==> flow/design.v <==
module counter_4_bit  
     (
         input  wire       clk          ,
         input  wire       rst          ,
         input  wire       enable       ,
		 output wire [3:0] count       
     );
reg [3:0] data ;
always @(posedge clk or negedge rst)
     begin
	     if(!rst)
	         begin			 
			     data <= 4'b0000 ; 	
			 end
	     else if (enable)
		     begin
                 data <= data + 4'b0001  ; 					     
	         end	
	 end
assign count =  data ;
endmodule
module ifft_add_sub  
     (
         input  wire  signed [15:0]  op_1       ,      
         input  wire  signed [15:0]  op_2       ,      
		 output wire  signed [15:0]  sum_out    ,      
		 output wire  signed [15:0]  sub_out           
     );
assign sum_out = op_1 + op_2 ;
assign sub_out = op_1 - op_2 ;
endmodule
module ifft_complex_multipier  
     (
         input  wire signed [15:0] op_1_real   ,
         input  wire signed [15:0] op_1_imag   ,
         input  wire signed [15:0] op_2_real   ,		 
         input  wire signed [15:0] op_2_imag   ,
         output wire signed [15:0] result_real ,
         output wire signed [15:0] result_imag 
     );
reg signed [31:0] op1r_x_op2r ;
reg signed [31:0] op1r_x_op2i ;
reg signed [31:0] op1i_x_op2r ;
reg signed [31:0] op1i_x_op2i ;
reg signed [31:0] o_r ;
reg signed [31:0] o_i ;
always @(*)
     begin	 
         op1r_x_op2r = op_1_real*op_2_real;  
         op1r_x_op2i = op_1_real*op_2_imag;  
         op1i_x_op2r = op_1_imag*op_2_real;  
         op1i_x_op2i = op_1_imag*op_2_imag; 
         o_r = op1r_x_op2r-op1i_x_op2i;  
         o_i = op1i_x_op2r+op1r_x_op2i;
	 end	 
assign result_real = o_r[25:10];
assign result_imag = o_i[25:10];
endmodule
module ifft_controller  
     (
         input  wire       clk               ,
         input  wire       rst               ,
         input  wire       enable            ,
		 input wire [3:0]  count             ,
         output reg        wr_enable_ram_3   ,
         output reg        wr_enable_ram_1_2 ,
         output reg        i_o_ctrl          ,       
		 output reg        ctrl              ,
         output reg        shift             ,
		 output reg        sel               ,       
		 output reg        count_en          ,       
		 output reg        done              ,    
		 output reg [3:0]  ram_1_rd_add      ,
         output reg [3:0]  ram_2_rd_add      ,
		 output reg [2:0]  ram_3_rd_add      ,
		 output reg [3:0]  ram_1_2_wr_add    ,
		 output reg [2:0]  ram_3_wr_add      ,
		 output reg [3:0]  rom_rd_add        
     );
localparam  [6:0] idle            = 7'b0000000,
                  phase_a         = 7'b0000001,
                  phase_b_1       = 7'b0000011,
                  phase_b_2       = 7'b0000010,
                  phase_b_3       = 7'b0000110,
                  phase_b_4       = 7'b0000111,
                  phase_b_5       = 7'b0000101,
                  phase_b_6       = 7'b0000100,
                  phase_b_7       = 7'b0001100,
                  phase_b_8       = 7'b0001101,
                  phase_b_9       = 7'b0001111,
                  phase_b_10      = 7'b0001110,
                  phase_b_11      = 7'b0001010,
                  phase_b_12      = 7'b0001011,
                  phase_b_13      = 7'b0001001,
                  phase_b_14      = 7'b0001000,
                  phase_b_15      = 7'b0011000,
                  phase_b_16      = 7'b0011001,
                  phase_c_1       = 7'b0011011,
                  phase_c_2       = 7'b0011010,
                  phase_c_3       = 7'b0011110,
                  phase_c_4       = 7'b0011111,
                  phase_c_5       = 7'b0011101,
                  phase_c_6       = 7'b0011100,
                  phase_c_7       = 7'b0010100,
                  phase_c_8       = 7'b0010101,
                  phase_c_9       = 7'b0010111,
                  phase_c_10      = 7'b0010110,
                  phase_c_11      = 7'b0010010,
                  phase_c_12      = 7'b0010011,
                  phase_c_13      = 7'b0010001,
                  phase_c_14      = 7'b0010000,
                  phase_c_15      = 7'b0110000,
                  phase_c_16      = 7'b0110001,
                  phase_d_1       = 7'b0110011,
                  phase_d_2       = 7'b0110010,
                  phase_d_3       = 7'b0110110,
                  phase_d_4       = 7'b0110111,
                  phase_d_5       = 7'b0110101,
                  phase_d_6       = 7'b0110100,
                  phase_d_7       = 7'b0111100,
                  phase_d_8       = 7'b0111101,
                  phase_d_9       = 7'b0111111,
                  phase_d_10      = 7'b0111110,
                  phase_d_11      = 7'b0111010,
                  phase_d_12      = 7'b0111011,
                  phase_d_13      = 7'b0111001,
                  phase_d_14      = 7'b0111000,
                  phase_d_15      = 7'b0101000,
                  phase_d_16      = 7'b0101001,
                  phase_e_1       = 7'b0101011,
                  phase_e_2       = 7'b0101010,
                  phase_e_3       = 7'b0101110,
                  phase_e_4       = 7'b0101111,
                  phase_e_5       = 7'b0101101,
                  phase_e_6       = 7'b0101100,
                  phase_e_7       = 7'b0100100,
                  phase_e_8       = 7'b0100101,
                  phase_e_9       = 7'b0100111,
                  phase_e_10      = 7'b0100110,
                  phase_e_11      = 7'b0100010,
                  phase_e_12      = 7'b0100011,
                  phase_e_13      = 7'b0100001,
                  phase_e_14      = 7'b0100000,
                  phase_e_15      = 7'b1100000,
                  phase_e_16      = 7'b1100001;	
reg         [6:0] current_state , next_state ;
always @(posedge clk or negedge rst)
     begin
	     if(!rst)
	         begin			 
			     current_state <= idle ; 	
			 end	    
	     else 
		     begin
			     current_state <= next_state ; 	
			 end 			 
	 end	 
always @(*)
     begin
         wr_enable_ram_3   = 1'b0 ;
         wr_enable_ram_1_2 = 1'b0 ;
         i_o_ctrl          = 1'b0 ;           
		 ctrl              = 1'b0 ;           
         shift             = 1'b0 ;
         count_en          = 1'b0 ;
		 sel               = 1'b0 ;           
		 done              = 1'b0 ;           
		 ram_1_rd_add      = 4'b0000 ;
         ram_2_rd_add      = 4'b0000 ;
		 ram_3_rd_add      = 3'b000  ;
		 ram_1_2_wr_add    = 4'b0000 ;
		 ram_3_wr_add      = 3'b000  ;
		 rom_rd_add        = 4'b0000  ;
	     case(current_state)
		     idle : 
			         begin
					     wr_enable_ram_3   = 1'b0 ;
					     wr_enable_ram_1_2 = 1'b0 ;
					     i_o_ctrl          = 1'b0 ;   
					     ctrl              = 1'b0 ;   
					     shift             = 1'b0 ;
					     count_en          = 1'b0 ;
					     sel               = 1'b0 ;   
					     done              = 1'b0 ;   
					     ram_1_rd_add      = 4'b0000 ;
					     ram_2_rd_add      = 4'b0000 ;
					     ram_3_rd_add      = 3'b000  ;
					     ram_1_2_wr_add    = 4'b0000 ;
					     ram_3_wr_add      = 3'b000  ;
						 rom_rd_add        = 4'b0000  ;
					 end
		     phase_a : 
			         begin
					     wr_enable_ram_1_2 = 1'b1 ;
					     i_o_ctrl          = 1'b1 ;   
					     shift             = 1'b1 ;
					     count_en          = 1'b1 ;
					     sel               = 1'b1 ;    
					 end					 
             phase_b_1 : 
			         begin
                         wr_enable_ram_3   = 1'b1 ;
                         wr_enable_ram_1_2 = 1'b1 ;  
                         ram_1_rd_add      = 4'b0000 ;
                         ram_2_rd_add      = 4'b1000 ;
                         ram_1_2_wr_add    = 4'b0000 ;
                         ram_3_wr_add      = 3'b000  ;
					 end
             phase_b_2 : 
			         begin
                         wr_enable_ram_3   = 1'b1 ;
                         wr_enable_ram_1_2 = 1'b1 ;  
                         ram_1_rd_add      = 4'b0001 ;
                         ram_2_rd_add      = 4'b1001 ;
                         ram_1_2_wr_add    = 4'b0001 ;
                         ram_3_wr_add      = 3'b001  ;
					 end
             phase_b_3 : 
			         begin
					     wr_enable_ram_3   = 1'b1 ;
						 wr_enable_ram_1_2 = 1'b1 ;  
						 ram_1_rd_add      = 4'b0010 ;
						 ram_2_rd_add      = 4'b1010 ;
						 ram_1_2_wr_add    = 4'b0010 ;
						 ram_3_wr_add      = 3'b010  ;
					 end
             phase_b_4 : 
			         begin
					     wr_enable_ram_3   = 1'b1 ;
						 wr_enable_ram_1_2 = 1'b1 ;  
						 ram_1_rd_add      = 4'b0011 ;
						 ram_2_rd_add      = 4'b1011 ;
						 ram_1_2_wr_add    = 4'b0011 ;
						 ram_3_wr_add      = 3'b011  ;
					 end
             phase_b_5 : 
			         begin
					     wr_enable_ram_3   = 1'b1 ;
						 wr_enable_ram_1_2 = 1'b1 ;  
						 ram_1_rd_add      = 4'b0100 ;
						 ram_2_rd_add      = 4'b1100 ;
						 ram_1_2_wr_add    = 4'b1000 ;
						 ram_3_wr_add      = 3'b100  ;
					 end
             phase_b_6 : 
			         begin
					     wr_enable_ram_3   = 1'b1 ;
						 wr_enable_ram_1_2 = 1'b1 ;  
						 ram_1_rd_add      = 4'b0101 ;
						 ram_2_rd_add      = 4'b1101 ;
						 ram_1_2_wr_add    = 4'b1001 ;
						 ram_3_wr_add      = 3'b101  ;					    
					 end
             phase_b_7 : 
			         begin						    
					     wr_enable_ram_3   = 1'b1 ;
						 wr_enable_ram_1_2 = 1'b1 ;  
						 ram_1_rd_add      = 4'b0110 ;
						 ram_2_rd_add      = 4'b1110 ;
						 ram_1_2_wr_add    = 4'b1010 ;
						 ram_3_wr_add      = 3'b110  ;					  		 
					 end
             phase_b_8 : 
			         begin
					     wr_enable_ram_3   = 1'b1 ;
						 wr_enable_ram_1_2 = 1'b1 ;  
						 ram_1_rd_add      = 4'b0111 ;
						 ram_2_rd_add      = 4'b1111 ;
						 ram_1_2_wr_add    = 4'b1011 ;
						 ram_3_wr_add      = 3'b111  ;	
					 end
             phase_b_9 : 
			         begin
						 wr_enable_ram_1_2 = 1'b1 ;
						 ctrl              = 1'b1 ;    
						 ram_3_rd_add      = 3'b000  ;
						 ram_1_2_wr_add    = 4'b0100 ;
						 rom_rd_add        = 4'b0000  ;
					 end
             phase_b_10 : 
			         begin
						 wr_enable_ram_1_2 = 1'b1 ;
						 ctrl              = 1'b1 ;    
						 ram_3_rd_add      = 3'b001  ;
						 ram_1_2_wr_add    = 4'b0101 ;
						 rom_rd_add        = 3'b001  ;
					 end
             phase_b_11 : 
			         begin
						 wr_enable_ram_1_2 = 1'b1 ;
						 ctrl              = 1'b1 ;    
						 ram_3_rd_add      = 3'b010  ;
						 ram_1_2_wr_add    = 4'b0110 ;
						 rom_rd_add        = 4'b0010  ;
					 end
             phase_b_12 : 
			         begin
						 wr_enable_ram_1_2 = 1'b1 ;
						 ctrl              = 1'b1 ;    
						 ram_3_rd_add      = 3'b011  ;
						 ram_1_2_wr_add    = 4'b0111 ;
						 rom_rd_add        = 4'b0011  ;
					 end
             phase_b_13 : 
			         begin
						 wr_enable_ram_1_2 = 1'b1 ;
						 ctrl              = 1'b1 ;    
						 ram_3_rd_add      = 3'b100  ;
						 ram_1_2_wr_add    = 4'b1100 ;
						 rom_rd_add        = 4'b0100  ;
					 end
             phase_b_14 : 
			         begin
						 wr_enable_ram_1_2 = 1'b1 ;
						 ctrl              = 1'b1 ;    
						 ram_3_rd_add      = 3'b101  ;
						 ram_1_2_wr_add    = 4'b1101 ;
						 rom_rd_add        = 4'b0101  ;				    
					 end
             phase_b_15 : 
			         begin
						 wr_enable_ram_1_2 = 1'b1 ;
						 ctrl              = 1'b1 ;    
						 ram_3_rd_add      = 3'b110  ;
						 ram_1_2_wr_add    = 4'b1110 ;
						 rom_rd_add        = 4'b0110  ;	
					 end
             phase_b_16 : 
			         begin
						 wr_enable_ram_1_2 = 1'b1 ;
						 ctrl              = 1'b1 ;    
						 ram_3_rd_add      = 3'b111  ;
						 ram_1_2_wr_add    = 4'b1111 ;
						 rom_rd_add        = 4'b0111  ;	
					 end
             phase_c_1 : 
			         begin
                         wr_enable_ram_3   = 1'b1 ;
                         wr_enable_ram_1_2 = 1'b1 ;  
                         ram_1_rd_add      = 4'b0000 ;
                         ram_2_rd_add      = 4'b1000 ;
                         ram_1_2_wr_add    = 4'b0000 ;
                         ram_3_wr_add      = 3'b000  ;					     
					 end
             phase_c_2 : 
			         begin
                         wr_enable_ram_3   = 1'b1 ;
                         wr_enable_ram_1_2 = 1'b1 ;  
                         ram_1_rd_add      = 4'b0001 ;
                         ram_2_rd_add      = 4'b1001 ;
                         ram_1_2_wr_add    = 4'b0001 ;
                         ram_3_wr_add      = 3'b001  ;						    
					 end
             phase_c_3 : 
			         begin
                         wr_enable_ram_3   = 1'b1 ;
                         wr_enable_ram_1_2 = 1'b1 ;  
                         ram_1_rd_add      = 4'b0010 ;
                         ram_2_rd_add      = 4'b1010 ;
                         ram_1_2_wr_add    = 4'b1000 ;
                         ram_3_wr_add      = 3'b010  ;						    
					 end
             phase_c_4 : 
			         begin
                         wr_enable_ram_3   = 1'b1 ;
                         wr_enable_ram_1_2 = 1'b1 ;  
                         ram_1_rd_add      = 4'b0011 ;
                         ram_2_rd_add      = 4'b1011 ;
                         ram_1_2_wr_add    = 4'b1001 ;
                         ram_3_wr_add      = 3'b011  ;
					 end
             phase_c_5 :                                           
			         begin
						 wr_enable_ram_1_2 = 1'b1 ;
						 ctrl              = 1'b1 ;    
						 ram_3_rd_add      = 3'b000  ;
						 ram_1_2_wr_add    = 4'b0010 ;
						 rom_rd_add        = 4'b1000  ;						    
					 end
             phase_c_6 : 
			         begin
						 wr_enable_ram_1_2 = 1'b1 ;
						 ctrl              = 1'b1 ;    
						 ram_3_rd_add      = 3'b001  ;
						 ram_1_2_wr_add    = 4'b0011 ;
						 rom_rd_add        = 4'b1001  ;						    
					 end
             phase_c_7 : 
			         begin
						 wr_enable_ram_1_2 = 1'b1 ;
						 ctrl              = 1'b1 ;    
						 ram_3_rd_add      = 3'b010  ;
						 ram_1_2_wr_add    = 4'b1010 ;
						 rom_rd_add        = 4'b1010  ;						    
					 end
             phase_c_8 : 
			         begin
						 wr_enable_ram_1_2 = 1'b1 ;
						 ctrl              = 1'b1 ;    
						 ram_3_rd_add      = 3'b011  ;
						 ram_1_2_wr_add    = 4'b1011 ;
						 rom_rd_add        = 4'b1011  ;						    
					 end
             phase_c_9 :                                   
			         begin
                         wr_enable_ram_3   = 1'b1 ;
                         wr_enable_ram_1_2 = 1'b1 ;  
                         ram_1_rd_add      = 4'b0100 ;
                         ram_2_rd_add      = 4'b1100 ;
                         ram_1_2_wr_add    = 4'b0100 ;
                         ram_3_wr_add      = 3'b000  ;					    
					 end
             phase_c_10 : 
			         begin
                         wr_enable_ram_3   = 1'b1 ;
                         wr_enable_ram_1_2 = 1'b1 ;  
                         ram_1_rd_add      = 4'b0101 ;
                         ram_2_rd_add      = 4'b1101 ;
                         ram_1_2_wr_add    = 4'b0101 ;
                         ram_3_wr_add      = 3'b001  ;						    
					 end
             phase_c_11 : 
			         begin
                         wr_enable_ram_3   = 1'b1 ;
                         wr_enable_ram_1_2 = 1'b1 ;  
                         ram_1_rd_add      = 4'b0110 ;
                         ram_2_rd_add      = 4'b1110 ;
                         ram_1_2_wr_add    = 4'b1100 ;
                         ram_3_wr_add      = 3'b010  ;						    
					 end
             phase_c_12 : 
			         begin
                         wr_enable_ram_3   = 1'b1 ;
                         wr_enable_ram_1_2 = 1'b1 ;  
                         ram_1_rd_add      = 4'b0111 ;
                         ram_2_rd_add      = 4'b1111 ;
                         ram_1_2_wr_add    = 4'b1101 ;
                         ram_3_wr_add      = 3'b011  ;						    
					 end
             phase_c_13 : 
			         begin
						 wr_enable_ram_1_2 = 1'b1 ;
						 ctrl              = 1'b1 ;    
						 ram_3_rd_add      = 3'b000  ;
						 ram_1_2_wr_add    = 4'b0110 ;
						 rom_rd_add        = 4'b1000  ;							    
					 end
             phase_c_14 : 
			         begin
						 wr_enable_ram_1_2 = 1'b1 ;
						 ctrl              = 1'b1 ;    
						 ram_3_rd_add      = 3'b001  ;
						 ram_1_2_wr_add    = 4'b0111 ;
						 rom_rd_add        = 4'b1001  ;						    
					 end
             phase_c_15 : 
			         begin
						 wr_enable_ram_1_2 = 1'b1 ;
						 ctrl              = 1'b1 ;    
						 ram_3_rd_add      = 3'b010  ;
						 ram_1_2_wr_add    = 4'b1110 ;
						 rom_rd_add        = 4'b1010  ;						    
					 end
             phase_c_16 : 
			         begin
						 wr_enable_ram_1_2 = 1'b1 ;
						 ctrl              = 1'b1 ;    
						 ram_3_rd_add      = 3'b011  ;
						 ram_1_2_wr_add    = 4'b1111 ;
						 rom_rd_add        = 4'b1011  ;						    
					 end
             phase_d_1 :                                        
			         begin
                         wr_enable_ram_3   = 1'b1 ;
                         wr_enable_ram_1_2 = 1'b1 ;  
                         ram_1_rd_add      = 4'b0000 ;
                         ram_2_rd_add      = 4'b1000 ;
                         ram_1_2_wr_add    = 4'b0000 ;
                         ram_3_wr_add      = 3'b000  ;
					 end
             phase_d_2 : 
			         begin
                         wr_enable_ram_3   = 1'b1 ;
                         wr_enable_ram_1_2 = 1'b1 ;  
                         ram_1_rd_add      = 4'b0001 ;
                         ram_2_rd_add      = 4'b1001 ;
                         ram_1_2_wr_add    = 4'b1000 ;
                         ram_3_wr_add      = 3'b001  ;					    
					 end
             phase_d_3 : 
			         begin
						 wr_enable_ram_1_2 = 1'b1 ;
						 ctrl              = 1'b1 ;    
						 ram_3_rd_add      = 3'b000  ;
						 ram_1_2_wr_add    = 4'b0001;
						 rom_rd_add        = 4'b1100  ;						    
					 end
             phase_d_4 : 
			         begin
						 wr_enable_ram_1_2 = 1'b1 ;
						 ctrl              = 1'b1 ;    
						 ram_3_rd_add      = 3'b001  ;
						 ram_1_2_wr_add    = 4'b1001 ;
						 rom_rd_add        = 4'b1101  ;						    
					 end
             phase_d_5 :                                          
			         begin
					     wr_enable_ram_3   = 1'b1 ;
						 wr_enable_ram_1_2 = 1'b1 ;  
						 ram_1_rd_add      = 4'b0010 ;
						 ram_2_rd_add      = 4'b1010 ;
						 ram_1_2_wr_add    = 4'b0010 ;
						 ram_3_wr_add      = 3'b000  ;	 
					 end
             phase_d_6 : 
			         begin
					     wr_enable_ram_3   = 1'b1 ;
						 wr_enable_ram_1_2 = 1'b1 ;  
						 ram_1_rd_add      = 4'b0011 ;
						 ram_2_rd_add      = 4'b1011 ;
						 ram_1_2_wr_add    = 4'b1010 ;
						 ram_3_wr_add      = 3'b001  ;						    					  		 
					 end
             phase_d_7 : 
			         begin
						 wr_enable_ram_1_2 = 1'b1 ;
						 ctrl              = 1'b1 ;    
						 ram_3_rd_add      = 3'b000 ;
						 ram_1_2_wr_add    = 4'b0011 ;
						 rom_rd_add        = 4'b1100  ;						    
					 end
             phase_d_8 : 
			         begin
						 wr_enable_ram_1_2 = 1'b1 ;
						 ctrl              = 1'b1 ;    
						 ram_3_rd_add      = 3'b001 ;
						 ram_1_2_wr_add    = 4'b1011 ;
						 rom_rd_add        = 4'b1101  ;						    					  		 
					 end
             phase_d_9 :                                              
			         begin
					     wr_enable_ram_3   = 1'b1 ;
						 wr_enable_ram_1_2 = 1'b1 ;  
						 ram_1_rd_add      = 4'b0100 ;
						 ram_2_rd_add      = 4'b1100 ;
						 ram_1_2_wr_add    = 4'b0100 ;
						 ram_3_wr_add      = 3'b000  ;						    
					 end
             phase_d_10 : 
			         begin
					     wr_enable_ram_3   = 1'b1 ;
						 wr_enable_ram_1_2 = 1'b1 ;  
						 ram_1_rd_add      = 4'b0101 ;
						 ram_2_rd_add      = 4'b1101 ;
						 ram_1_2_wr_add    = 4'b1100 ;
						 ram_3_wr_add      = 3'b001  ;					    
					 end
             phase_d_11 : 
			         begin
						 wr_enable_ram_1_2 = 1'b1 ;
						 ctrl              = 1'b1 ;    
						 ram_3_rd_add      = 3'b000 ;
						 ram_1_2_wr_add    = 4'b0101 ;
						 rom_rd_add        = 4'b1100  ;						    
					 end
             phase_d_12 : 
			         begin
						 wr_enable_ram_1_2 = 1'b1 ;
						 ctrl              = 1'b1 ;    
						 ram_3_rd_add      = 3'b001 ;
						 ram_1_2_wr_add    = 4'b1101 ;
						 rom_rd_add        = 4'b1101  ;	
					 end
             phase_d_13 :                                          
			         begin
					     wr_enable_ram_3   = 1'b1 ;
						 wr_enable_ram_1_2 = 1'b1 ;  
						 ram_1_rd_add      = 4'b0110 ;
						 ram_2_rd_add      = 4'b1110 ;
						 ram_1_2_wr_add    = 4'b0110 ;
						 ram_3_wr_add      = 3'b000  ;						    					  		 
					 end
             phase_d_14 : 
			         begin
					     wr_enable_ram_3   = 1'b1 ;
						 wr_enable_ram_1_2 = 1'b1 ;  
						 ram_1_rd_add      = 4'b0111 ;
						 ram_2_rd_add      = 4'b1111 ;
						 ram_1_2_wr_add    = 4'b1110 ;
						 ram_3_wr_add      = 3'b001  ;						    					  		 
					 end
             phase_d_15 : 
			         begin
						 wr_enable_ram_1_2 = 1'b1 ;
						 ctrl              = 1'b1 ;    
						 ram_3_rd_add      = 3'b000 ;
						 ram_1_2_wr_add    = 4'b0111 ;
						 rom_rd_add        = 4'b1100  ;						    
					 end
             phase_d_16 : 
			         begin
						 wr_enable_ram_1_2 = 1'b1 ;
						 ctrl              = 1'b1 ;    
						 ram_3_rd_add      = 3'b001 ;
						 ram_1_2_wr_add    = 4'b1111 ;
						 rom_rd_add        = 4'b1101  ;						    					  		 
					 end
             phase_e_1 :                                                     
			         begin
					     wr_enable_ram_3   = 1'b1 ;
						 ram_1_rd_add      = 4'b0000 ;
						 ram_2_rd_add      = 4'b1000 ;
						 ram_3_wr_add      = 3'b000  ;
						 done              = 1'b1 ;						 
					 end
             phase_e_2 : 
			         begin
						 ctrl              = 1'b1 ;    
						 ram_3_rd_add      = 3'b000 ;
						 rom_rd_add        = 4'b1110  ;	
						 done              = 1'b1 ;						 
					 end
             phase_e_3 : 
			         begin
					     wr_enable_ram_3   = 1'b1 ;
						 ram_1_rd_add      = 4'b0001 ;
						 ram_2_rd_add      = 4'b1001 ;
						 ram_3_wr_add      = 3'b000  ;	
						 done              = 1'b1 ;						 
					 end
             phase_e_4 : 
			         begin
						 ctrl              = 1'b1 ;    
						 ram_3_rd_add      = 3'b000 ;
						 rom_rd_add        = 4'b1110  ;	
						 done              = 1'b1 ;						 
					 end
             phase_e_5 : 
			         begin
					     wr_enable_ram_3   = 1'b1 ;
						 ram_1_rd_add      = 4'b0010 ;
						 ram_2_rd_add      = 4'b1010 ;
						 ram_3_wr_add      = 3'b000  ;	
						 done              = 1'b1 ;						 
					 end
             phase_e_6 : 
			         begin
						 ctrl              = 1'b1 ;    
						 ram_3_rd_add      = 3'b000 ;
						 rom_rd_add        = 4'b1110  ;	
						 done              = 1'b1 ;						 
					 end
             phase_e_7 : 
			         begin
					     wr_enable_ram_3   = 1'b1 ;
						 ram_1_rd_add      = 4'b0011 ;
						 ram_2_rd_add      = 4'b1011;
						 ram_3_wr_add      = 3'b000  ;	
						 done              = 1'b1 ;						 
					 end
             phase_e_8 : 
			         begin
						 ctrl              = 1'b1 ;    
						 ram_3_rd_add      = 3'b000 ;
						 rom_rd_add        = 4'b1110  ;	
						 done              = 1'b1 ;						 
					 end
             phase_e_9 : 
			         begin
					     wr_enable_ram_3   = 1'b1 ;
						 ram_1_rd_add      = 4'b0100 ;
						 ram_2_rd_add      = 4'b1100 ;
						 ram_3_wr_add      = 3'b000  ;	
						 done              = 1'b1 ;						 
					 end
             phase_e_10 : 
			         begin
						 ctrl              = 1'b1 ;    
						 ram_3_rd_add      = 3'b000 ;
						 rom_rd_add        = 4'b1110  ;	
						 done              = 1'b1 ;						 
					 end
             phase_e_11 : 
			         begin
					     wr_enable_ram_3   = 1'b1 ;
						 ram_1_rd_add      = 4'b0101 ;
						 ram_2_rd_add      = 4'b1101 ;
						 ram_3_wr_add      = 3'b000  ;	
						 done              = 1'b1 ;						 
					 end
             phase_e_12 : 
			         begin
						 ctrl              = 1'b1 ;    
						 ram_3_rd_add      = 3'b000 ;
						 rom_rd_add        = 4'b1110  ;	
						 done              = 1'b1 ;						 
					 end
             phase_e_13 : 
			         begin
					     wr_enable_ram_3   = 1'b1 ;
						 ram_1_rd_add      = 4'b0110 ;
						 ram_2_rd_add      = 4'b1110 ;
						 ram_3_wr_add      = 3'b000  ;	
						 done              = 1'b1 ;						 
					 end
             phase_e_14 : 
			         begin
						 ctrl              = 1'b1 ;    
						 ram_3_rd_add      = 3'b000 ;
						 rom_rd_add        = 4'b1110  ;	
						 done              = 1'b1 ;						 
					 end
             phase_e_15 : 
			         begin
					     wr_enable_ram_3   = 1'b1 ;
						 ram_1_rd_add      = 4'b0111 ;
						 ram_2_rd_add      = 4'b1111 ;
						 ram_3_wr_add      = 3'b000  ;	
						 done              = 1'b1 ;			
						 done              = 1'b1 ;						 
					 end
             phase_e_16 : 
			         begin
						 ctrl              = 1'b1 ;    
						 ram_3_rd_add      = 3'b000 ;
						 rom_rd_add        = 4'b1110  ;
						 done              = 1'b1 ;						 
					 end				 
             default :
			 	     begin
					     wr_enable_ram_3   = 1'b0 ;
					     wr_enable_ram_1_2 = 1'b0 ;
					     i_o_ctrl          = 1'b0 ;   
					     ctrl              = 1'b0 ;   
					     shift             = 1'b0 ;
					     count_en          = 1'b0 ;
					     sel               = 1'b0 ;   
					     done              = 1'b0 ;   
					     ram_1_rd_add      = 4'b0000 ;
					     ram_2_rd_add      = 4'b0000 ;
					     ram_3_rd_add      = 3'b000  ;
					     ram_1_2_wr_add    = 4'b0000 ;
					     ram_3_wr_add      = 3'b000  ;
					     rom_rd_add        = 3'b000  ;
					 end						 
		 endcase
     end		 
always @(*)
     begin
	     case(current_state)
		     idle : 
			         begin
					     if (enable==1'b1)
					         begin
					 	  	     next_state = phase_a ;			 							 
					         end
					     else 
						     begin
							     next_state = idle ;							 							 
							 end					 
					 end
		     phase_a : 
			         begin
					     if (count == 4'b1111)
					         begin
					 	  	     next_state = phase_b_1 ;			 	  					 
					         end
					     else 
						     begin
							     next_state = phase_a ;							 							 
							 end					 
					 end					 
             phase_b_1 : 
			         begin
					 	 next_state = phase_b_2 ;			 							 
					 end
             phase_b_2 : 
			         begin
					 	 next_state = phase_b_3 ;			 							 
					 end
             phase_b_3 : 
			         begin
					 	 next_state = phase_b_4 ;			 							 
					 end
             phase_b_4 : 
			         begin
					 	 next_state = phase_b_5 ;			 							 
					 end
             phase_b_5 : 
			         begin
					 	 next_state = phase_b_6 ;			 							 
					 end
             phase_b_6 : 
			         begin
					 	 next_state = phase_b_7 ;			 							 
					 end
             phase_b_7 : 
			         begin
					 	 next_state = phase_b_8 ;			 							 
					 end
             phase_b_8 : 
			         begin
					 	 next_state = phase_b_9 ;			 							 
					 end
             phase_b_9 : 
			         begin
					 	 next_state = phase_b_10 ;			 							 
					 end
             phase_b_10 : 
			         begin
					 	 next_state = phase_b_11 ;			 							 
					 end
             phase_b_11 : 
			         begin
					 	 next_state = phase_b_12 ;			 							 
					 end
             phase_b_12 : 
			         begin
					 	 next_state = phase_b_13 ;			 							 
					 end
             phase_b_13 : 
			         begin
					 	 next_state = phase_b_14 ;			 							 
					 end
             phase_b_14 : 
			         begin
					 	 next_state = phase_b_15 ;			 							 
					 end
             phase_b_15 : 
			         begin
					 	 next_state = phase_b_16 ;			 							 
					 end
             phase_b_16 : 
			         begin
					 	 next_state = phase_c_1 ;		                 							 
					 end
             phase_c_1 : 
			         begin
					 	 next_state = phase_c_2 ;			 							 
					 end
             phase_c_2 : 
			         begin
					 	 next_state = phase_c_3 ;			 							 
					 end
             phase_c_3 : 
			         begin
					 	 next_state = phase_c_4 ;			 							 
					 end
             phase_c_4 : 
			         begin
					 	 next_state = phase_c_5 ;			 							 
					 end
             phase_c_5 : 
			         begin
					 	 next_state = phase_c_6 ;			 							 
					 end
             phase_c_6 : 
			         begin
					 	 next_state = phase_c_7 ;			 							 
					 end
             phase_c_7 : 
			         begin
					 	 next_state = phase_c_8 ;			 							 
					 end
             phase_c_8 : 
			         begin
					 	 next_state = phase_c_9 ;			 							 
					 end
             phase_c_9 : 
			         begin
					 	 next_state = phase_c_10 ;			 							 
					 end
             phase_c_10 : 
			         begin
					 	 next_state = phase_c_11 ;			 							 
					 end
             phase_c_11 : 
			         begin
					 	 next_state = phase_c_12 ;			 							 
					 end
             phase_c_12 : 
			         begin
					 	 next_state = phase_c_13 ;			 							 
					 end
             phase_c_13 : 
			         begin
					 	 next_state = phase_c_14 ;			 							 
					 end
             phase_c_14 : 
			         begin
					 	 next_state = phase_c_15 ;			 							 
					 end
             phase_c_15 : 
			         begin
					 	 next_state = phase_c_16 ;			 							 
					 end
             phase_c_16 : 
			         begin
					 	 next_state = phase_d_1 ;			 							 
					 end
             phase_d_1 : 
			         begin
					 	 next_state = phase_d_2 ;			 							 
					 end
             phase_d_2 : 
			         begin
					 	 next_state = phase_d_3 ;			 							 
					 end
             phase_d_3 : 
			         begin
					 	 next_state = phase_d_4 ;			 							 
					 end
             phase_d_4 : 
			         begin
					 	 next_state = phase_d_5 ;			 							 
					 end
             phase_d_5 : 
			         begin
					 	 next_state = phase_d_6 ;			 							 
					 end
             phase_d_6 : 
			         begin
					 	 next_state = phase_d_7 ;			 							 
					 end
             phase_d_7 : 
			         begin
					 	 next_state = phase_d_8 ;			 							 
					 end
             phase_d_8 : 
			         begin
					 	 next_state = phase_d_9 ;			 							 
					 end
             phase_d_9 : 
			         begin
					 	 next_state = phase_d_10 ;			 							 
					 end
             phase_d_10 : 
			         begin
					 	 next_state = phase_d_11 ;			 							 
					 end
             phase_d_11 : 
			         begin
					 	 next_state = phase_d_12 ;			 							 
					 end
             phase_d_12 : 
			         begin
					 	 next_state = phase_d_13 ;			 							 
					 end
             phase_d_13 : 
			         begin
					 	 next_state = phase_d_14 ;			 							 
					 end
             phase_d_14 : 
			         begin
					 	 next_state = phase_d_15 ;			 							 
					 end
             phase_d_15 : 
			         begin
					 	 next_state = phase_d_16 ;			 							 
					 end
             phase_d_16 : 
			         begin
					 	 next_state = phase_e_1 ;			 							 
					 end
             phase_e_1 : 
			         begin
					 	 next_state = phase_e_2 ;			 							 
					 end
             phase_e_2 : 
			         begin
					 	 next_state = phase_e_3 ;			 							 
					 end
             phase_e_3 : 
			         begin
					 	 next_state = phase_e_4 ;			 							 
					 end
             phase_e_4 : 
			         begin
					 	 next_state = phase_e_5 ;			 							 
					 end
             phase_e_5 : 
			         begin
					 	 next_state = phase_e_6 ;			 							 
					 end
             phase_e_6 : 
			         begin
					 	 next_state = phase_e_7 ;			 							 
					 end
             phase_e_7 : 
			         begin
					 	 next_state = phase_e_8 ;			 							 
					 end
             phase_e_8 : 
			         begin
					 	 next_state = phase_e_9 ;			 							 
					 end
             phase_e_9 : 
			         begin
					 	 next_state = phase_e_10 ;			 							 
					 end
             phase_e_10 : 
			         begin
					 	 next_state = phase_e_11 ;			 							 
					 end
             phase_e_11 : 
			         begin
					 	 next_state = phase_e_12 ;			 							 
					 end
             phase_e_12 : 
			         begin
					 	 next_state = phase_e_13 ;			 							 
					 end
             phase_e_13 : 
			         begin
					 	 next_state = phase_e_14 ;			 							 
					 end
             phase_e_14 : 
			         begin
					 	 next_state = phase_e_15 ;			 							 
					 end
             phase_e_15 : 
			         begin
					 	 next_state = phase_e_16 ;			 							 
					 end
             phase_e_16 : 
			         begin
					 	 next_state = idle ;			 							 
					 end					 
             default :
			 	     begin
				         next_state = idle ;			 							 
					 end						 
		 endcase
	 end			 
endmodule
module ifft_mux  
     (
         input  wire [15:0] in_0,
         input  wire [15:0] in_1,
         input  wire        sel ,
         output reg  [15:0] out 
     );
always @(*)
     begin
	     case(sel)
			 2'b0:  
			     begin
				     out = in_0;
				 end
			 2'b1:  
			     begin
				     out = in_1;
				 end
         endcase		 
	 end	 
endmodule
module ifft_mux_add  
     (
         input  wire [3:0] in_0,
         input  wire [3:0] in_1,
         input  wire        sel ,
         output reg  [3:0] out 
     );
always @(*)
     begin
	     case(sel)
			 2'b0:  
			     begin
				     out = in_0;
				 end
			 2'b1:  
			     begin
				     out = in_1;
				 end
         endcase		 
	 end	 
endmodule
module ifft_p2s  
     (
	     input   wire           clk      ,
	     input   wire           rst      ,
	     input   wire           wr_en    ,
	     input   wire           shift    ,
		 input   wire  [3:0]    count    ,   
         input   wire  [15:0]   in_0     ,
         input   wire  [15:0]   in_1     ,
         input   wire  [15:0]   in_2     ,
         input   wire  [15:0]   in_3     ,
         input   wire  [15:0]   in_4     ,
         input   wire  [15:0]   in_5     ,
         input   wire  [15:0]   in_6     ,
         input   wire  [15:0]   in_7     ,
         input   wire  [15:0]   in_8     ,
         input   wire  [15:0]   in_9     ,
         input   wire  [15:0]   in_10    ,
         input   wire  [15:0]   in_11    ,
		 output  wire  [15:0]   data_out     
     );
reg    [15:0] r_0     ;
reg    [15:0] r_1     ;
reg    [15:0] r_2     ;
reg    [15:0] r_3     ;
reg    [15:0] r_4     ;
reg    [15:0] r_5     ;
reg    [15:0] r_6     ;
reg    [15:0] r_7     ;
reg    [15:0] r_8     ;
reg    [15:0] r_9     ;
reg    [15:0] r_10    ;
reg    [15:0] r_11    ;
always @(posedge clk or negedge rst )
     begin
	     if(!rst)
		     begin
			     r_0   <= 16'h0000;
				 r_1   <= 16'h0000;
				 r_2   <= 16'h0000;
				 r_3   <= 16'h0000;
				 r_4   <= 16'h0000;
				 r_5   <= 16'h0000;
				 r_6   <= 16'h0000;
				 r_7   <= 16'h0000;
				 r_8   <= 16'h0000;
				 r_9   <= 16'h0000;
				 r_10  <= 16'h0000;
				 r_11  <= 16'h0000;
			 end
         else if(shift)
		     begin         
			     r_0   <= r_1      ;
			     r_1   <= r_2      ;
			     r_2   <= r_3      ;
			     r_3   <= r_4      ;
			     r_4   <= r_5      ;
			     r_5   <= r_6      ;
			     r_6   <= r_7      ;
			     r_7   <= r_8      ;
			     r_8   <= r_9      ;
			     r_9   <= r_10     ;
			     r_10  <= r_11     ;
			     r_11  <= 16'h0000 ;
             end			 
	     else if(wr_en) 
		     begin
 			     r_0   <= in_0 ;
			     r_1   <= in_1 ;
			     r_2   <= in_2 ;
			     r_3   <= in_3 ;
			     r_4   <= in_4 ;
			     r_5   <= in_5 ;
			     r_6   <= in_6 ;
			     r_7   <= in_7 ;
			     r_8   <= in_8 ;
			     r_9   <= in_9 ;
			     r_10  <= in_10;
			     r_11  <= in_11;	
			 end	
	 end	 
assign data_out = r_0 ;
endmodule
module ifft_ram  
    #( 
	     parameter DATA_WIDTH = 16, 
	     parameter ADDR_WIDTH = 4, 
	     parameter DEPTH      = 16
     )
     (
         input   wire                        clk                       ,
         input   wire                        rst                       ,
         input   wire                        wr_en                     ,
         input   wire  [ADDR_WIDTH-1:0]      rd_add                    ,
         input   wire  [ADDR_WIDTH-1:0]      wr_add                    ,
		   input   wire  [DATA_WIDTH-1:0]      data_in                   ,
		   output  wire   [DATA_WIDTH-1:0]      data_out                  
     );
reg   [DATA_WIDTH-1:0] mem [2**ADDR_WIDTH-1:0];
always @(posedge clk )
     begin
         if(wr_en) 
		     begin
 			     mem[wr_add] <= data_in ;
			 end				 
	 end	 
			assign	  data_out  = mem [rd_add] ;
endmodule
module ifft_tf_rom  
     (
         input  wire  [3 :0]   rd_add    ,
		 output reg   [15:0]   data_out_imag ,
		 output reg   [15:0]   data_out_real
     );
always @(*)
     begin
	     case(rd_add)
             4'b0000: data_out_imag=16'b0000000000000000;     
             4'b0001: data_out_imag=16'b0000000110000111;     
             4'b0010: data_out_imag=16'b0000001011010100;     
             4'b0011: data_out_imag=16'b0000001110110010;     
             4'b0100: data_out_imag=16'b0000010000000000;     
             4'b0101: data_out_imag=16'b0000001110110010;     
             4'b0110: data_out_imag=16'b0000001011010100;     
             4'b0111: data_out_imag=16'b0000000110000111;     
             4'b1000: data_out_imag=16'b0000000000000000;     
             4'b1001: data_out_imag=16'b0000001011010100;     
             4'b1010: data_out_imag=16'b0000010000000000;     
             4'b1011: data_out_imag=16'b0000001011010100;     
             4'b1100: data_out_imag=16'b0000000000000000;     
             4'b1101: data_out_imag=16'b0000010000000000;     
             4'b1110: data_out_imag=16'b0000000000000000;     
			 default: data_out_imag=16'b0000000000000000;     
         endcase    
	 end
always @(*)
     begin
	     case(rd_add)
             4'b0000: data_out_real=16'b0000010000000000;     
             4'b0001: data_out_real=16'b0000001110110010;     
             4'b0010: data_out_real=16'b0000001011010100;     
             4'b0011: data_out_real=16'b0000000110000111;     
             4'b0100: data_out_real=16'b0000000000000000;     
             4'b0101: data_out_real=16'b1111111001111000;     
             4'b0110: data_out_real=16'b1111110100101011;     
             4'b0111: data_out_real=16'b1111110001001101;     
             4'b1000: data_out_real=16'b0000010000000000;     
             4'b1001: data_out_real=16'b0000001011010100;     
             4'b1010: data_out_real=16'b0000000000000000;     
             4'b1011: data_out_real=16'b1111110100101011;     
             4'b1100: data_out_real=16'b0000010000000000;     
             4'b1101: data_out_real=16'b0000000000000000;     
             4'b1110: data_out_real=16'b0000010000000000;     
			 default: data_out_real=16'b0000000000000000;     
         endcase    
	 end
endmodule
module ifft_top 
     (
         input   wire           clk           ,                 
         input   wire           rst           ,                 
		 input   wire           ifft_enable   ,                 
		 input   wire  [15:0]   in_0_real     ,                 
         input   wire  [15:0]   in_1_real     ,                 
         input   wire  [15:0]   in_2_real     ,                 
         input   wire  [15:0]   in_3_real     ,                 
         input   wire  [15:0]   in_4_real     ,                 
         input   wire  [15:0]   in_5_real     ,                 
         input   wire  [15:0]   in_6_real     ,                 
         input   wire  [15:0]   in_7_real     ,                 
         input   wire  [15:0]   in_8_real     ,                 
         input   wire  [15:0]   in_9_real     ,                 
         input   wire  [15:0]   in_10_real    ,                 
         input   wire  [15:0]   in_11_real    ,                 
		 input   wire  [15:0]   in_0_imag     ,                 
         input   wire  [15:0]   in_1_imag     ,                 
         input   wire  [15:0]   in_2_imag     ,                 
         input   wire  [15:0]   in_3_imag     ,                 
         input   wire  [15:0]   in_4_imag     ,                 
         input   wire  [15:0]   in_5_imag     ,                 
         input   wire  [15:0]   in_6_imag     ,                 
         input   wire  [15:0]   in_7_imag     ,                 
         input   wire  [15:0]   in_8_imag     ,                 
         input   wire  [15:0]   in_9_imag     ,                 
         input   wire  [15:0]   in_10_imag    ,                 
         input   wire  [15:0]   in_11_imag    ,                 
		 output  wire  [15:0]   ifft_out_real ,                 
		 output  wire  [15:0]   ifft_out_imag ,                 
		 output  wire           finish                          
     );
wire [15:0] w_1 ;                                           
wire [15:0] w_2 ;                                           
wire [15:0] w_3 ;                                           
wire [15:0] w_4 ;                                           
wire [15:0] w_5 ;                                           
wire [15:0] w_6 ;                                           
wire [15:0] w_7 ;                                           
wire [15:0] w_8 ;                                           
wire [15:0] w_9 ;                                           
wire [15:0] w_10 ;                                          
wire [15:0] w_11;                                           
wire [15:0] w_12 ;                                          
wire [15:0] w_13;                                           
wire [15:0] w_14 ;                                          
wire [15:0] w_15;                                           
wire [15:0] w_16 ;                                          
wire [15:0] w_17;                                           
wire [15:0] w_18 ;                                          
wire [15:0] w_19;                                           
wire [15:0] w_20 ;                                          
wire [3:0]  wr_add_ram_1_2;                                 
wire [3:0]  wr_add_ctrl ;                                   
wire [3:0]  count ;                                         
wire [3:0]  ram_1_rd_add ;                                  
wire [3:0]  ram_2_rd_add ;                                  
wire [3:0]  rom_rd_add   ;                                  
wire [2:0]  ram_3_rd_add ;                                  
wire [2:0]  ram_3_wr_add ;                                  
wire        shift ;                                         
wire        sel ;                                           
wire        ctrl ;                                          
wire        count_en ;                                      
wire        wr_enable_ram_3  ;                              
wire        wr_enable_ram_1_2;                              
wire        i_o_ctrl ;                                      
ifft_controller  control_unit
     (
         .clk               (clk) ,
         .rst               (rst) ,
         .enable            (ifft_enable) ,
		 .count             (count) ,
         .wr_enable_ram_3   (wr_enable_ram_3) ,
         .wr_enable_ram_1_2 (wr_enable_ram_1_2) ,
         .i_o_ctrl          (i_o_ctrl) ,       
		 .ctrl              (ctrl) ,
         .shift             (shift) ,
		 .sel               (sel) ,            
		 .count_en          (count_en) ,       
		 .done              (finish) ,      
		 .ram_1_rd_add      (ram_1_rd_add) ,
         .ram_2_rd_add      (ram_2_rd_add) ,
		 .ram_3_rd_add      (ram_3_rd_add) ,
		 .ram_1_2_wr_add    (wr_add_ctrl) ,
		 .ram_3_wr_add      (ram_3_wr_add) ,
		 .rom_rd_add        (rom_rd_add) 
     );
ifft_add_sub   butterfly_real 
     (
         .op_1    (w_9)   ,      
         .op_2    (w_11)  ,      
		 .sum_out (w_17)  ,      
		 .sub_out (w_18)         
     );
ifft_add_sub   butterfly_imag 
     (
         .op_1    (w_10)  ,      
         .op_2    (w_12)  ,      
		 .sum_out (w_19)  ,      
		 .sub_out (w_20)         
     );
ifft_complex_multipier  complex_multipier
     (
         .op_1_real   (w_13),
         .op_1_imag   (w_14),
         .op_2_real   (w_7),		 
         .op_2_imag   (w_8),
         .result_real (w_15),
         .result_imag (w_16)
     );
ifft_tf_rom  rom_tf
     (
         .rd_add        (rom_rd_add),
		 .data_out_imag (w_8),
		 .data_out_real (w_7)
     );
ifft_ram   
    #( 
	     .DATA_WIDTH(16) , 
	     .ADDR_WIDTH(4 ) , 
	     .DEPTH     (16) 
     )
	 ram_1_real
     (
         .clk       (clk)   ,
         .rst       (rst)   ,
         .wr_en     (wr_enable_ram_1_2)   ,
         .rd_add    (ram_1_rd_add)   ,
         .wr_add    (wr_add_ram_1_2)   ,
		 .data_in   (w_3)   ,
		 .data_out  (w_9)   
     );
ifft_ram   
    #( 
	     .DATA_WIDTH(16) , 
	     .ADDR_WIDTH(4 ) , 
	     .DEPTH     (16) 
     )
	 ram_1_imag
     (
         .clk       (clk)   ,
         .rst       (rst)   ,
         .wr_en     (wr_enable_ram_1_2)   ,
         .rd_add    (ram_1_rd_add)   ,
         .wr_add    (wr_add_ram_1_2)   ,
		 .data_in   (w_4)   ,
		 .data_out  (w_10)   
     );
ifft_ram   
    #( 
	     .DATA_WIDTH(16) , 
	     .ADDR_WIDTH(4 ) , 
	     .DEPTH     (16) 
     )
	 ram_2_real
     (
         .clk       (clk)   ,
         .rst       (rst)   ,
         .wr_en     (wr_enable_ram_1_2)   ,
         .rd_add    (ram_2_rd_add)   ,
         .wr_add    (wr_add_ram_1_2)   ,
		 .data_in   (w_3)   ,
		 .data_out  (w_11)   
     );
ifft_ram   
    #( 
	     .DATA_WIDTH(16) , 
	     .ADDR_WIDTH(4 ) , 
	     .DEPTH     (16) 
     )
	 ram_2_imag
     (
         .clk       (clk)   ,
         .rst       (rst)   ,
         .wr_en     (wr_enable_ram_1_2)   ,
         .rd_add    (ram_2_rd_add)   ,
         .wr_add    (wr_add_ram_1_2)   ,
		 .data_in   (w_4)   ,
		 .data_out  (w_12)   
     );
ifft_ram   
    #( 
	     .DATA_WIDTH(16) , 
	     .ADDR_WIDTH(3 ) , 
	     .DEPTH     (16) 
     )
	 ram_3_real
     (
         .clk       (clk)   ,
         .rst       (rst)   ,
         .wr_en     (wr_enable_ram_3)   ,
         .rd_add    (ram_3_rd_add)   ,
         .wr_add    (ram_3_wr_add)   ,
		 .data_in   (w_18)   ,
		 .data_out  (w_13)   
     );
ifft_ram   
    #( 
	     .DATA_WIDTH(16) , 
	     .ADDR_WIDTH(3 ) , 
	     .DEPTH     (16) 
     )
	 ram_3_imag
     (
         .clk       (clk)   ,
         .rst       (rst)   ,
         .wr_en     (wr_enable_ram_3)   ,
         .rd_add    (ram_3_rd_add)   ,
         .wr_add    (ram_3_wr_add)   ,
		 .data_in   (w_20)   ,
		 .data_out  (w_14)   
     );
ifft_p2s  p2s_real
     (
	     .clk      (clk),
	     .rst      (rst),
	     .wr_en    (ifft_enable),
	     .shift    (shift),
		 .count    (count),   
         .in_0     (in_0_real ),
         .in_1     (in_1_real ),
         .in_2     (in_2_real ),
         .in_3     (in_3_real ),
         .in_4     (in_4_real ),
         .in_5     (in_5_real ),
         .in_6     (in_6_real ),
         .in_7     (in_7_real ),
         .in_8     (in_8_real ),
         .in_9     (in_9_real ),
         .in_10    (in_10_real),
         .in_11    (in_11_real),
		 .data_out (w_1)    
     );
ifft_p2s  p2s_imag
     (
	     .clk      (clk),
	     .rst      (rst),
	     .wr_en    (ifft_enable),
	     .shift    (shift),
		 .count    (count),   
         .in_0     (in_0_imag ),
         .in_1     (in_1_imag ),
         .in_2     (in_2_imag ),
         .in_3     (in_3_imag ),
         .in_4     (in_4_imag ),
         .in_5     (in_5_imag ),
         .in_6     (in_6_imag ),
         .in_7     (in_7_imag ),
         .in_8     (in_8_imag ),
         .in_9     (in_9_imag ),
         .in_10    (in_10_imag),
         .in_11    (in_11_imag),
		 .data_out (w_2)    
     );
counter_4_bit  counter_phase_a
     (
         .clk      (clk)         ,
         .rst      (rst)         ,
         .enable   (count_en)    ,
		 .count    (count)   
     );
ifft_mux_add   wr_address_mux_ram_1
     (
         .in_0 (wr_add_ctrl) ,
         .in_1 (count) ,
         .sel  (sel) ,
         .out  (wr_add_ram_1_2)
     );
ifft_mux  input_mux_real
     (
         .in_0 (w_5),
         .in_1 (w_1),
         .sel  (i_o_ctrl),
         .out  (w_3)
     );
ifft_mux  input_mux_imag
     (
         .in_0 (w_6),
         .in_1 (w_2),
         .sel  (i_o_ctrl),
         .out  (w_4)
     );	 
ifft_mux  ctrl_mux_real
     (
         .in_0 (w_17),
         .in_1 (w_15),
         .sel  (ctrl),
         .out  (w_5)
     );
ifft_mux  ctrl_mux_imag
     (
         .in_0 (w_19),
         .in_1 (w_16),
         .sel  (ctrl),
         .out  (w_6)
     );	 
assign ifft_out_real = w_3 ;                                           
assign ifft_out_imag = w_4 ;                                           
endmodule
==> reports on ifft_top <==
==> Tool chain data of ifft_top <==
Each step is given for the RTL above and for the edited RTL.
Lines under "before" count in the file above, lines under "after" in the edited file.
"change" is "after" less "before", of the values as shown; "change_rel_pct" is that difference over "before", in percent.
{ "setup": {"top": "ifft_top", "clock_port": "clk", "lib": "sky130hd", "corner": "tt_025C_1v80"} }

==> Diff <==
Unified diff, file above to edited file.
A script made this edit. It changes what the design does and was not meant as an optimisation.
begin of diff
@@ -1524,11 +1524,5 @@
          .out  (w_5)
      );
-ifft_mux  ctrl_mux_imag
-     (
-         .in_0 (w_19),
-         .in_1 (w_16),
-         .sel  (ctrl),
-         .out  (w_6)
-     );	 
+assign w_6 = w_19;	 
 assign ifft_out_real = w_3 ;                                           
 assign ifft_out_imag = w_4 ;                                           
end of diff

==> Elaborated design <==
Counts by Yosys on the flattened word-level netlist (proc, flatten, opt, wreduce; memories kept). Register bits leave out memories and registers merged into their read ports (data or address). Print and check cells are left out.
Yosys's memory passes give these memory sizes; they may raise the number of words (mostly to a power of two), join words into wider ones and drop unused or constant bits.
{ "op_classes": {"columns": ["item", "before", "after", "change", "change_rel_pct"], "rows": [
  ["reduce_logical", 2, 2, 0, 0.00],
  ["n_mul", 4, 2, -2, -50.00],
  ["n_logic", 3, 3, 0, 0.00],
  ["n_addsub", 7, 6, -1, -14.29],
  ["equal", 65, 65, 0, 0.00],
  ["n_mux", 64, 63, -1, -1.56]
]} }
{ "op_table": {"columns": ["op", "before", "after", "change", "change_rel_pct"], "rows": [
  ["16-bit by 16-bit multiplier with 26-bit output", 4, 2, -2, -50.00],
  ["16-bit parallel mux with 2-bit select", 4, 3, -1, -25.00],
  ["26-bit adder", 1, 0, -1, -100.00],
  ["16-bit two-way mux", 52, 52, 0, 0.00],
  ["7-bit by 6-bit == test with 1-bit output (second input constant)", 32, 32, 0, 0.00],
  ["7-bit by 5-bit == test with 1-bit output (second input constant)", 16, 16, 0, 0.00],
  ["7-bit by 4-bit == test with 1-bit output (second input constant)", 8, 8, 0, 0.00],
  ["7-bit by 3-bit == test with 1-bit output (second input constant)", 4, 4, 0, 0.00],
  ["1-bit two-way mux", 3, 3, 0, 0.00],
  ["1-bit inverter", 3, 3, 0, 0.00],
  ["16-bit adder", 2, 2, 0, 0.00],
  ["7-bit by 2-bit == test with 1-bit output (second input constant)", 2, 2, 0, 0.00]
]} }
Not every row of either side is listed.
{ "word_totals": {"columns": ["item", "before", "after", "change", "change_rel_pct"], "rows": [
  ["register_bits", 395, 395, 0, 0.00],
  ["out_inout_bits", 33, 33, 0, 0.00],
  ["mem_count", 9, 9, 0, 0.00],
  ["inputBits", 387, 387, 0, 0.00],
  ["ramBits", 1280, 1280, 0, 0.00],
  ["word_cells", 180, 176, -4, -2.22],
  ["rom_bits", 4128, 4128, 0, 0.00]
]} }
{ "mem_list": {"columns": ["item", "before", "after"], "rows": [
  ["mem_shapes", "128x29 r1 w0; 16x16 r1 w0; ram_1_imag.mem 16x16 r1 w1; ram_1_real.mem 16x16 r1 w1; (+5)", "128x29 r1 w0; 16x16 r1 w0; ram_1_imag.mem 16x16 r1 w1; ram_1_real.mem 16x16 r1 w1; (+5)"]
]} }
A list marked (+n) leaves out that many cells.

==> Depth <==
Depth = most cells in a row (Yosys ltp): at word level without a register or memory, in the mapped netlist without a sequential cell, where the memories' decode and read muxes count.
{ "depth": {"columns": ["item", "before", "after", "change", "change_rel_pct"], "rows": [
  ["ltp_word", 5, 5, 0, 0.00],
  ["abc_area", "0", "0", null, null],
  ["ltp_mapped", 48, 46, -2, -4.17],
  ["ltp_nobuf", 41, 39, -2, -4.88]
]} }

==> Mapped cells and area <==
Source: synth_stat.txt of the flow (Yosys; design flattened, memories mapped). It holds for the ABC_AREA given above (unset counts as 0); a run with the other value may have another netlist.
{ "synth_totals": {"columns": ["item", "before", "after", "change", "change_rel_pct"], "rows": [
  ["n_buf", 404, 346, -58, -14.36],
  ["flip_flops", 1163, 1163, 0, 0.00],
  ["seq_area_um2", 32946.6, 32946.6, 0.0, 0.00],
  ["cell_count", 7677, 6110, -1567, -20.41],
  ["area_um2", 80702.4, 67061.8, -13640.6, -16.90]
]} }
{ "types": {"columns": ["cell_type", "before", "after", "change", "change_rel_pct"], "rows": [
  ["sky130_fd_sc_hd__fa_1", 764, 385, -379, -49.61],
  ["sky130_fd_sc_hd__inv_1", 1041, 676, -365, -35.06],
  ["sky130_fd_sc_hd__nor2_1", 528, 167, -361, -68.37],
  ["sky130_fd_sc_hd__nand3_1", 360, 130, -230, -63.89],
  ["sky130_fd_sc_hd__and2_1", 25, 215, 190, 760.00],
  ["sky130_fd_sc_hd__ha_1", 390, 241, -149, -38.21],
  ["sky130_fd_sc_hd__a211oi_1", 40, 166, 126, 315.00],
  ["sky130_fd_sc_hd__nand2_1", 1167, 1045, -122, -10.45],
  ["sky130_fd_sc_hd__or2_2", 93, 8, -85, -91.40],
  ["sky130_fd_sc_hd__mux2i_1", 503, 421, -82, -16.30]
]} }
Not every row of either side is listed.
The figures by module come from a second, unflattened synthesis with its own total; it is not the netlist above.
{ "hier_totals": {"columns": ["item", "before", "after", "change", "change_rel_pct"], "rows": [
  ["hier_cells", 8164, 8146, -18, -0.22],
  ["hier_area_um2", 106332.0, 106083.0, -249.0, -0.23]
]} }
Rows give one instance, submodules left out.
{ "modules_before": {"columns": ["module", "seq_area_um2", "n_inst", "area_um2", "cells"], "rows": [
  ["ifft_ram", 7687.4, 4, 9721.8, 416],
  ["ifft_complex_multipier", 0.0, 1, 33216.9, 3639],
  ["ifft_p2s", 4804.6, 2, 8838.5, 815],
  ["ifft_ram", 3843.7, 2, 4973.5, 198],
  ["ifft_add_sub", 0.0, 2, 1562.7, 219],
  ["ifft_controller", 175.2, 1, 1724.2, 239],
  ["ifft_mux", 0.0, 4, 249.0, 18]
]} }
before: Modules not listed: 4.
{ "modules_after": {"columns": ["module", "seq_area_um2", "n_inst", "area_um2", "cells"], "rows": [
  ["ifft_ram", 7687.4, 4, 9721.8, 416],
  ["ifft_complex_multipier", 0.0, 1, 33216.9, 3639],
  ["ifft_p2s", 4804.6, 2, 8838.5, 815],
  ["ifft_ram", 3843.7, 2, 4973.5, 198],
  ["ifft_add_sub", 0.0, 2, 1562.7, 219],
  ["ifft_controller", 175.2, 1, 1724.2, 239],
  ["ifft_mux", 0.0, 3, 249.0, 18]
]} }
after: Modules not listed: 4.

==> Path before layout <==
Path of least setup slack by OpenSTA after synthesis, without wires, with an ideal clock, recovery checks aside; 20% of the period is set as input and as output delay. Where synthesis merged equal registers, the netlist keeps one of their names.
{ "synth_timing": {"columns": ["item", "before", "after", "change", "change_rel_pct"], "rows": [
  ["path_type", "register -> output", "register -> output", null, null],
  ["startpoint", "register control_unit.current_state[1]", "register control_unit.current_state[1]", null, null],
  ["endpoint", "output port ifft_out_real[14]", "output port ifft_out_real[15]", null, null],
  ["clock_period_ns", 13.6, 13.6, 0.0, 0.00],
  ["t_first_pin_ns", 0.000, 0.000, 0.000, null],
  ["out_delay_ns", 2.720, 2.720, 0.000, 0.00],
  ["slack_ns", -0.083, -0.002, 0.081, null],
  ["delay_ns", 10.963, 10.882, -0.081, -0.74],
  ["arrival_time_ns", 10.963, 10.882, -0.081, -0.74],
  ["n_path_buf", 9, 8, -1, -11.11],
  ["stages", 45, 42, -3, -6.67],
  ["required_ns", 10.880, 10.880, 0.000, 0.00],
  ["period_less_setup_slack_ns", 13.683, 13.602, -0.081, -0.59]
]} }
"delay_ns" is the arrival time less input delay plus setup time.
A path that ends at an output port has no setup time.
"stages": output pins that drive a net of the path, with the launching flip-flop's if there is one; two outputs of one cell count as two.
"period_less_setup_slack_ns" = period - worst setup slack (recovery checks aside). The figure is calculated, with input and output delays left at 20% of the set period.
Between the ends stands the longest chain of elaborated cells between them, by number of cells; it is not shown to be the way that was timed. Of several equally long chains one is given.
Each line given opens the expression or statement behind the cell; cells for indexed reads and writes are added by Yosys, which also makes memories of some case tables.
A memory read counts as a cell of the chain, while the word-level depth stops at memories.
{ "synth_via_before": {"cell_sequence": "sky130_fd_sc_hd__dfrtp_1 -> sky130_fd_sc_hd__clkbuf_1 -> sky130_fd_sc_hd__inv_1 -> sky130_fd_sc_hd__ha_1 -> sky130_fd_sc_hd__clkbuf_1 -> sky130_fd_sc_hd__nand2b_1 -> sky130_fd_sc_hd__a311oi_1 -> sky130_fd_sc_hd__a211oi_4 -> (+29 left out) -> sky130_fd_sc_hd__a21oi_1 -> sky130_fd_sc_hd__nand2_1 -> sky130_fd_sc_hd__o21bai_2 -> sky130_fd_sc_hd__a221oi_2 -> sky130_fd_sc_hd__o21ai_1 -> sky130_fd_sc_hd__xor2_1 -> sky130_fd_sc_hd__mux2i_1 -> sky130_fd_sc_hd__a21oi_1", "elab_chain_len": 6, "cone_cells": 15, "cone_lines": 9, "cone_classes": "2 x add/sub; 2 x mul; 2 x mux; 2 x logic; 7 x memory"} }
{ "synth_lines_before": {"columns": ["item", "line_no", "rtl"], "rows": [
  ["from (decl)", 146, "reg         [6:0] current_state , next_state ;"],
  ["from (assign)", 151, "current_state <= idle ;"],
  ["from (assign)", 155, "current_state <= next_state ;"],
  ["memory 128 x 29 bit", 174, "case(current_state)"],
  ["memory 8 x 16 bit", 1176, "reg   [DATA_WIDTH-1:0] mem [2**ADDR_WIDTH-1:0];"],
  ["16-bit by 16-bit multiplier with 26-bit output", 49, "op1r_x_op2r = op_1_real*op_2_real;"],
  ["26-bit subtractor", 53, "o_r = op1r_x_op2r-op1i_x_op2i;"],
  ["16-bit parallel mux with 2-bit select (2 in a row)", 1045, "case(sel)"],
  ["to (decl)", 1264, "output wire [15:0] ifft_out_real ,"]
]} }
{ "synth_via_after": {"cell_sequence": "sky130_fd_sc_hd__dfrtp_1 -> sky130_fd_sc_hd__clkbuf_1 -> sky130_fd_sc_hd__inv_1 -> sky130_fd_sc_hd__ha_1 -> sky130_fd_sc_hd__buf_2 -> sky130_fd_sc_hd__nor2b_1 -> sky130_fd_sc_hd__o32ai_1 -> sky130_fd_sc_hd__o221a_4 -> (+26 left out) -> sky130_fd_sc_hd__nand2b_1 -> sky130_fd_sc_hd__a41oi_1 -> sky130_fd_sc_hd__nor2_1 -> sky130_fd_sc_hd__a21oi_1 -> sky130_fd_sc_hd__o211ai_2 -> sky130_fd_sc_hd__xnor3_1 -> sky130_fd_sc_hd__o21ai_1 -> sky130_fd_sc_hd__o21ai_1", "elab_chain_len": 6, "cone_cells": 15, "cone_lines": 9, "cone_classes": "2 x add/sub; 2 x mul; 2 x mux; 2 x logic; 7 x memory"} }
{ "synth_lines_after": {"columns": ["item", "line_no", "rtl"], "rows": [
  ["from (decl)", 146, "reg         [6:0] current_state , next_state ;"],
  ["from (assign)", 151, "current_state <= idle ;"],
  ["from (assign)", 155, "current_state <= next_state ;"],
  ["memory 128 x 29 bit", 174, "case(current_state)"],
  ["memory 8 x 16 bit", 1176, "reg   [DATA_WIDTH-1:0] mem [2**ADDR_WIDTH-1:0];"],
  ["16-bit by 16-bit multiplier with 26-bit output", 49, "op1r_x_op2r = op_1_real*op_2_real;"],
  ["26-bit subtractor", 53, "o_r = op1r_x_op2r-op1i_x_op2i;"],
  ["16-bit parallel mux with 2-bit select (2 in a row)", 1045, "case(sel)"],
  ["to (decl)", 1264, "output wire [15:0] ifft_out_real ,"]
]} }

==> Timing after layout <==
Path of least setup slack in the final report of the runs of set A (OpenROAD, finished layout, wires in). Where an end is a register, its clock arrival counts in the times.
{ "layout_timing": {"columns": ["item", "before", "after", "change", "change_rel_pct"], "rows": [
  ["path_type", "register -> output", "register -> output", null, null],
  ["startpoint", "register control_unit.current_state[2]", "register control_unit.current_state[1]", null, null],
  ["endpoint", "output port ifft_out_real[15]", "output port ifft_out_real[14]", null, null],
  ["arrival_time_ns", 10.57, 10.64, 0.07, 0.66],
  ["slack_ns", 0.23, 0.16, -0.07, null],
  ["clock_period_ns", 13.5, 13.5, 0.0, 0.00],
  ["out_delay_ns", 2.70, 2.70, 0.00, 0.00],
  ["required_ns", 10.80, 10.80, 0.00, 0.00],
  ["stages", 38, 38, 0, 0.00],
  ["t_first_pin_ns", 0.78, 0.73, -0.05, -6.41],
  ["n_path_buf", 9, 5, -4, -44.44]
]} }
Between the ends stands the longest chain of elaborated cells between them, by number of cells; it is not shown to be the way that was timed. Of several equally long chains one is given.
A memory read counts as a cell of the chain, while the word-level depth stops at memories.
{ "layout_via_before": {"cell_sequence": "sky130_fd_sc_hd__dfrtp_2 -> sky130_fd_sc_hd__buf_4 -> sky130_fd_sc_hd__xnor2_2 -> sky130_fd_sc_hd__mux2_4 -> sky130_fd_sc_hd__a211oi_4 -> sky130_fd_sc_hd__buf_6 -> sky130_fd_sc_hd__buf_12 -> sky130_fd_sc_hd__buf_16 -> (+22 left out) -> sky130_fd_sc_hd__a21o_1 -> sky130_fd_sc_hd__a221oi_2 -> sky130_fd_sc_hd__buf_4 -> sky130_fd_sc_hd__o2111ai_1 -> sky130_fd_sc_hd__xnor2_1 -> sky130_fd_sc_hd__o21ai_1 -> sky130_fd_sc_hd__o21ai_2 -> sky130_fd_sc_hd__buf_6", "elab_chain_len": 6, "cone_cells": 15, "cone_lines": 9, "cone_classes": "2 x add/sub; 2 x mul; 2 x mux; 2 x logic; 7 x memory"} }
{ "layout_lines_before": {"columns": ["item", "line_no", "rtl"], "rows": [
  ["from (decl)", 146, "reg         [6:0] current_state , next_state ;"],
  ["from (assign)", 151, "current_state <= idle ;"],
  ["from (assign)", 155, "current_state <= next_state ;"],
  ["memory 128 x 29 bit", 174, "case(current_state)"],
  ["memory 8 x 16 bit", 1176, "reg   [DATA_WIDTH-1:0] mem [2**ADDR_WIDTH-1:0];"],
  ["16-bit by 16-bit multiplier with 26-bit output", 49, "op1r_x_op2r = op_1_real*op_2_real;"],
  ["26-bit subtractor", 53, "o_r = op1r_x_op2r-op1i_x_op2i;"],
  ["16-bit parallel mux with 2-bit select (2 in a row)", 1045, "case(sel)"],
  ["to (decl)", 1264, "output wire [15:0] ifft_out_real ,"]
]} }
{ "layout_via_after": {"cell_sequence": "sky130_fd_sc_hd__dfrtp_1 -> sky130_fd_sc_hd__inv_4 -> sky130_fd_sc_hd__ha_4 -> sky130_fd_sc_hd__nor2b_2 -> sky130_fd_sc_hd__o32ai_2 -> sky130_fd_sc_hd__o221a_4 -> sky130_fd_sc_hd__buf_4 -> sky130_fd_sc_hd__bufbuf_16 -> (+22 left out) -> sky130_fd_sc_hd__a21oi_1 -> sky130_fd_sc_hd__a21boi_2 -> sky130_fd_sc_hd__o21ai_2 -> sky130_fd_sc_hd__a21o_1 -> sky130_fd_sc_hd__xor2_2 -> sky130_fd_sc_hd__a221o_1 -> sky130_fd_sc_hd__buf_12 -> sky130_fd_sc_hd__clkdlybuf4s50_1", "elab_chain_len": 6, "cone_cells": 15, "cone_lines": 9, "cone_classes": "2 x add/sub; 2 x mul; 2 x mux; 2 x logic; 7 x memory"} }
{ "layout_lines_after": {"columns": ["item", "line_no", "rtl"], "rows": [
  ["from (decl)", 146, "reg         [6:0] current_state , next_state ;"],
  ["from (assign)", 151, "current_state <= idle ;"],
  ["from (assign)", 155, "current_state <= next_state ;"],
  ["memory 128 x 29 bit", 174, "case(current_state)"],
  ["memory 8 x 16 bit", 1176, "reg   [DATA_WIDTH-1:0] mem [2**ADDR_WIDTH-1:0];"],
  ["16-bit by 16-bit multiplier with 26-bit output", 49, "op1r_x_op2r = op_1_real*op_2_real;"],
  ["26-bit subtractor", 53, "o_r = op1r_x_op2r-op1i_x_op2i;"],
  ["16-bit parallel mux with 2-bit select (2 in a row)", 1045, "case(sel)"],
  ["to (decl)", 1264, "output wire [15:0] ifft_out_real ,"]
]} }

==> Flow runs <==
Both versions went through the flow (Yosys, OpenROAD) with the same settings in each pair. Constraints: input delay and output delay 20% of the set period each, output load 0.01 pF.
{ "flow_settings_set_A": {"period_ns": 13.5, "CAP_MARGIN": 20, "CORE_MARGIN": 2, "CORE_UTILIZATION": 40, "SLEW_MARGIN": 20} }
{ "measured_set_A": {"columns": ["item", "before", "after", "change", "change_rel_pct"], "rows": [
  ["timing.setup.ws_ns", 0.230, 0.158, -0.072, null],
  ["final_die_area_um2", 205363.0, 170945.0, -34418.0, -16.76],
  ["post_synth_area_um2", 80702.4, 67061.8, -13640.6, -16.90],
  ["achieved_clock_period_ns", 13.270, 13.342, 0.072, 0.54],
  ["power_w", 0.007447, 0.007398, -0.000049, -0.66],
  ["hold_ws_ns", 0.448, 0.476, 0.028, null],
  ["cell_area_final_um2", 95959.5, 79251.0, -16708.5, -17.41],
  ["timing.setup.tns_ns", 0.000, 0.000, 0.000, null],
  ["layout_utilization_pct", 48.0, 47.5, -0.5, null]
]} }
{ "flow_settings_set_B": {"ABC_AREA": 0, "CELL_PAD_IN_SITES_GLOBAL_PLACEMENT": 0, "CORE_UTILIZATION": 65, "CTS_CLUSTER_DIAMETER": 116, "HOLD_SLACK_MARGIN": 0.13, "MAX_ROUTING_LAYER": "met5", "PLACE_DENSITY_LB_ADDON": 0.25, "SETUP_SLACK_MARGIN": 1.21, "TNS_END_PERCENT": 65, "period_ns": 22.1, "CAP_MARGIN": 20, "CORE_MARGIN": 2, "SLEW_MARGIN": 20} }
{ "measured_set_B": {"columns": ["item", "before", "after", "change", "change_rel_pct"], "rows": [
  ["timing.setup.ws_ns", 2.847, 3.878, 1.031, null],
  ["final_die_area_um2", 126992.0, 105758.0, -21234.0, -16.72],
  ["post_synth_area_um2", 80702.4, 67061.8, -13640.6, -16.90],
  ["achieved_clock_period_ns", 19.253, 18.222, -1.031, -5.36],
  ["power_w", 0.004515, 0.004525, 0.000010, 0.22],
  ["hold_ws_ns", 0.452, 0.477, 0.025, null],
  ["cell_area_final_um2", 90713.3, 76494.6, -14218.7, -15.67],
  ["timing.setup.tns_ns", 0.000, 0.000, 0.000, null],
  ["layout_utilization_pct", 73.5, 75.0, 1.5, null]
]} }
"achieved_clock_period_ns" is the run's clock period less its worst setup slack. It is reckoned from that one timing run; input and output delays stay at 20% of the period that was set.
By "power_w" is meant OpenSTA's value without simulated activity: inputs other than the clock are taken to toggle once in ten clock periods, and the tool carries that through the logic.
